==> flow/design.v <==
module maze(clk, reset, start_i, row_i, action_o, coord_o);
    input clk,reset, start_i;
    input [15:0] row_i;
    output reg [1:0] action_o;
    output reg [5:0] coord_o;
    reg [1:0] map [64-1:0];
    reg [1:0] direction [64-1:0];
    (* fsm_encoding = "none" *) reg [1:0] state;
    reg [5:0] cnt;
    reg [5:0] START, END;
    reg [7:0] i;
    always @(posedge clk or posedge reset) begin
        if(reset) begin
            state <= 2'd0;
            action_o <= 2'b00;
        end
        else begin
            case (state)
                2'd0: begin
                   state <= start_i ? 2'd1 : 2'd0;
                   action_o <= start_i ? 2'b01 : 2'b00;
                   cnt <= 1'b0;
                   coord_o <= 6'b0; 
                end
                2'd1: begin
                    if(cnt!=8) begin
                        for(i = 0; i != 8; i = i + 1) begin
                            map[cnt + (i << 3)] <= row_i >> (14 - (i << 1)); 
                        end
                    end
                    else begin
                        START <= ((row_i[15:12]) << 3) + (row_i[11:8]);
                        END <= ((row_i[7:4]) << 3) + (row_i[3:0]);
                        state <= 2'd2;
                        action_o <= 2'b10;
                    end
                    cnt <= cnt + 1;
                end
                2'd2: begin
                    for (i = 0; i != 64; i = i + 1) begin
                        if(map[i] == 2'b11) begin
                            if(i < 56) begin
                                if(map[i+8] == 2'b00) begin
                                    map[i+8] <= 2'b11;
                                    direction[i+8] <= 2'b10;
                                end
                                if(map[i+8] == 2'b10) begin
                                    direction[i+8] <= 2'b10;
                                    state <= 2'd3;
                                    action_o <= 2'b11;
                                    coord_o  <= START;
                                end
                            end
                            if(i > 7) begin
                                if(map[i-8] == 2'b00) begin
                                    map[i-8] <= 2'b11;
                                    direction[i-8] <= 2'b11;
                                end
                                if(map[i-8] == 2'b10) begin
                                    direction[i-8] <= 2'b11;
                                    state <= 2'd3;
                                    action_o <= 2'b11;
                                    coord_o  <= START;
                                end
                            end
                            if(i[2:0] != 0) begin
                                if(map[i-1] == 2'b00) begin
                                    map[i-1] <= 2'b11;
                                    direction[i-1] <= 2'b01;
                                end
                                if(map[i-1] == 2'b10) begin
                                    direction[i-1] <= 2'b01;
                                    state <= 2'd3;
                                    action_o <= 2'b11;
                                    coord_o  <= START;
                                end
                            end
                            if(i[2:0] != 7) begin
                                if(map[i+1] == 2'b00) begin
                                    map[i+1] <= 2'b11;
                                    direction[i+1] <= 2'b00;
                                end
                                if(map[i+1] == 2'b10) begin
                                    direction[i+1] <= 2'b00;
                                    state <= 2'd3;
                                    action_o <= 2'b11;
                                    coord_o  <= START;
                                end
                            end
                            map[i] <= 2'b01;
                        end
                    end
                end
                2'd3: begin
                    if(coord_o != END) begin
                        if(direction[coord_o] == 2'b00) begin
                            coord_o <= coord_o - 1;
                        end
                        else if(direction[coord_o] == 2'b01) begin
                            coord_o <= coord_o + 1;
                        end
                        else if(direction[coord_o] == 2'b10) begin
                            coord_o <= coord_o - 8;
                        end
                        else if(direction[coord_o] == 2'b11) begin
                            coord_o <= coord_o + 8;
                        end
                    end
                    else begin
                        action_o <= 2'b00;
                        state <= 2'd0;
                    end
                end
                default: begin
                end
            endcase
        end
    end
endmodule
Tool chain data of maze
Tool output for the design above, in the order of the flow. Lines are those of the file above, counted from 1. Library cell names are shortened. The mark n/a stands for no value.

Top: maze. Clock: clk. Standard-cell library: sky130hd. Corner: tt_025C_1v80.

After elaboration
Yosys after proc, flatten, opt, wreduce and memory -nomap, before mapping. Print and check cells are not counted. Equal cells are merged and count once.

The figure for bits in registers is 284. The figure for bits in latches is 0. RAM bits: 0. Under ROM bits stands 0. Clocked read ports x word width: 0. The entry for memory cells reads 0. For bits of input ports the number is 19. The entry for output and inout bits reads 8. For cells after elaboration the number is 3785.

The figure for add/sub/neg operators is 14. For $mul the number is 0. Under div/mod/pow operators stands 0. For order comparisons the number is 0. For eq/ne operators the number is 772. For shift operators the number is 0. The figure for multiplexer cells is 2715. Under bitwise logic cells stands 2. Under reductions and logical operators stands 148.

Operators by type and width (number): 2-bit two-way mux (2352); 6-bit two-way mux (293); 6-bit equality test (second input constant) (288); 6-bit by 5-bit equality test with 1-bit output (second input constant) (144); 9-bit inequality test (second input constant) (64); 6-bit by 4-bit equality test with 1-bit output (second input constant) (72); 2-bit equality test (second input constant) (132); 4-bit AND reduction (65); 2-bit parallel mux with 2-bit select (64); 6-bit by 3-bit equality test with 1-bit output (second input constant) (36); 2-bit logical NOT (66); 2-bit parallel mux with 64-bit select (1); 6-bit by 2-bit equality test with 1-bit output (second input constant) (18); 6-bit by 1-bit equality test with 1-bit output (second input constant) (9); 6-bit logical NOT (9); 6-bit adder (second input constant) (4); 6-bit parallel mux with 3-bit select (1); 2-bit parallel mux with 4-bit select (2); 6-bit by 1-bit adder with 6-bit output (second input constant) (2); 6-bit by 4-bit adder with 6-bit output (2); 6-bit by 4-bit adder with 6-bit output (second input constant) (2); 6-bit by 5-bit adder with 6-bit output (second input constant) (2); 6-bit parallel mux with 2-bit select (1); 2-bit inequality test (second input constant) (4); 3-bit AND reduction (2); 6-bit by 1-bit subtractor with 6-bit output (second input constant) (1); 6-bit by 4-bit subtractor with 6-bit output (second input constant) (1); 6-bit by 4-bit inequality test with 1-bit output (second input constant) (1).

Other operator kinds: 9; their cells: 13.

Depth
Yosys ltp: most cells in a row. Word level: on the elaborated netlist, between registers, memories and ports. Mapped: between sequential cells and ports; inverters and the memories' decode and read muxes count.

For word-level depth the number is 290. Under ABC_AREA stands 1. The entry for depth in mapped cells reads 21. The figure for mapped depth without buffers is 21.

Synthesis result
Yosys stat after the flow's synthesis: flattened, memories mapped to cells. It holds for the ABC_AREA given above (unset counts as 0); a run with the other value may have another netlist.

Under cells in the netlist stands 4446. Synthesis area: 27964.3 µm². For area of sequential cells the number is 8508.2 µm². Flip-flops: 284. Under buffers stands 197.

Cell types (number): edfxtp_1 (280); nand2_1 (1103); o21ai_0 (664); nor2_1 (546); a21oi_1 (372); inv_1 (454); o211ai_1 (185); nand3_1 (159); clkbuf_1 (164); o22ai_1 (97); o311ai_0 (61); nand4_1 (44); ha_1 (21); o221ai_1 (29); nor3_1 (41); o21bai_1 (18); o21ai_1 (26); nor2_2 (20).

Not listed: further types 33, cells in them 162.

Worst setup path after synthesis
OpenSTA on the mapped netlist: ideal clock, no wires. The path of least setup slack (recovery checks aside). Input and output delay are each 20% of the period. Register names are those of the netlist, which keeps one name where synthesis merged equal registers.

Path type: register to register. Start: register state[0]. End: register (no name shown). The figure for clock period is 3700 ps. Under library setup time stands 303 ps. For time at the first pin the number is 0 ps. The figure for arrival is 3700 ps. The figure for data required time is 3397 ps. Under setup slack stands -302 ps. Under delay of the path stands 4003 ps. Under driving pins on the path stands 9. Under path buffers stands 2. For period reached after synthesis the number is 4002 ps.

"delay of the path" is the arrival time less input delay plus setup time. "driving pins on the path" counts driving pins, that of a launching flip-flop among them; a cell with two outputs on the path counts twice. "period reached after synthesis" = period - worst setup slack (recovery checks aside). The figure is calculated, with input and output delays left at 20% of the set period. At most two assigning lines are given for a register; there are more.

Path through: dfrtp_1 > inv_1 > ha_1 > clkbuf_1 > inv_2 > nor2_1 > clkbuf_1 > nand2_1 > inv_1.

Ends and longest elaborated chain, post-synthesis: from (decl) (RTL line 8) `(* fsm_encoding = "none" *) reg [1:0] state;`; from (assign) (RTL line 14) `state <= 2'd0;`; from (assign) (RTL line 20) `state <= start_i ? 2'd1 : 2'd0;`.

Chain of elaborated cells between the ends: none given.

Worst path after layout
From the final timing report of run 3: the path of least setup slack in the routed layout; clock arrival at registers is part of the times. The report prints the path's times to 10 ps; the period is as set.

Path type: input to register. Start: input port row_i[8]. End: register map[3][0]. The figure for clock period is 4970 ps. External input delay: 990 ps. Under library setup time stands 160 ps. For time at the first pin the number is 990 ps. The figure for arrival is 5460 ps. The figure for data required time is 5380 ps. Under setup slack stands -80 ps. Under driving pins on the path stands 10. Under path buffers stands 4.

The rows between start and end are the longest chain of elaborated cells between them; the timing report does not say that the signal goes this way. Where chains are equally long, one stands for them. A line is the first line of the expression or statement that the cell stems from. Yosys adds cells for indexed reads and writes and turns some case tables into memories. At most two assigning lines are given for a register; there are more. Lines with a computed index may be missing from the assigning lines.

Path through: clkdlybuf4s50_1 > clkbuf_1 > buf_8 > clkinv_1 > clkbuf_1 > o21ai_0 > o21ai_1 > o211ai_1 > nand3_1 > a21oi_1. The entry for length of the longest elaborated chain reads 7. The entry for elaborated cells on any way between the ends reads 7. Source lines of those cells: 3.

Ends and longest elaborated chain, post-layout: from (decl) (RTL line 3) `input [15:0] row_i;`; 2-bit two-way mux x5 (RTL line 28) `map[cnt + (i << 3)] <= row_i >> (14 - (i << 1));`; 2-bit two-way mux (RTL line 26) `if(cnt!=8) begin`; 2-bit parallel mux with 2-bit select (RTL line 18) `case (state)`; to (assign) (RTL line 56) `map[i-8] <= 2'b11;`; to (assign) (RTL line 68) `map[i-1] <= 2'b11;`; to (decl) (RTL line 6) `reg [1:0] map [64-1:0];`.

==> results <==
Top module maze; platform sky130hd; tools Yosys and OpenROAD; 3 stored runs in no particular order. Input and output delays are each 20% of the period that was set; the output load is 0.01 pF. "time used up by the worst setup path" = time allowed to the worst setup path (clock period - input delay - output delay, where it has them) - its slack; a late launch clock adds to it, a late capture clock takes from it. "overall power" is the tool's figure for a default switching activity; nothing was simulated. "time used up by the worst setup path" is known to 10 ps.

Run 1 has these settings: CELL_PAD_IN_SITES_DETAIL_PLACEMENT 1; CORE_UTILIZATION 63; HOLD_SLACK_MARGIN 0.13; period_ns 3.7; CAP_MARGIN 20; CORE_MARGIN 2; SLEW_MARGIN 20. Outcome: stopped before the end: clock tree synthesis reported DPL-0033.

Run 2 has these settings: CAP_MARGIN 35; CELL_PAD_IN_SITES_DETAIL_PLACEMENT 1; CORE_UTILIZATION 63; SETUP_SLACK_MARGIN 0.46; period_ns 3.7; CORE_MARGIN 2; SLEW_MARGIN 20. Outcome: stopped before the end: clock tree synthesis reported DPL-0033.

Run 3 has these settings: ABC_AREA 1; CELL_PAD_IN_SITES_GLOBAL_PLACEMENT 1; CORE_ASPECT_RATIO 0.95; CORE_UTILIZATION 39; CTS_CLUSTER_DIAMETER 81; GPL_TIMING_DRIVEN 0; MAX_ROUTING_LAYER met4; SETUP_SLACK_MARGIN 0.38; SLEW_MARGIN 5; TNS_END_PERCENT 45; period_ns 4.97; CAP_MARGIN 20; CORE_MARGIN 2. For the setup slack of the critical path the run shows -81 ps. For the overall power the run shows 20.437 mW. The post-route worst hold slack is 576 ps. The standard-cell area after layout stands at 31332.6 µm². The time used up by the worst setup path comes to 4060 ps. Kind of the worst setup path: input to register. The total die area is 73862.1 µm². The chip area in the Yosys report stands at 27964.3 µm². The final utilization stands at 44.2 %. For the setup TNS the run shows -81 ps.
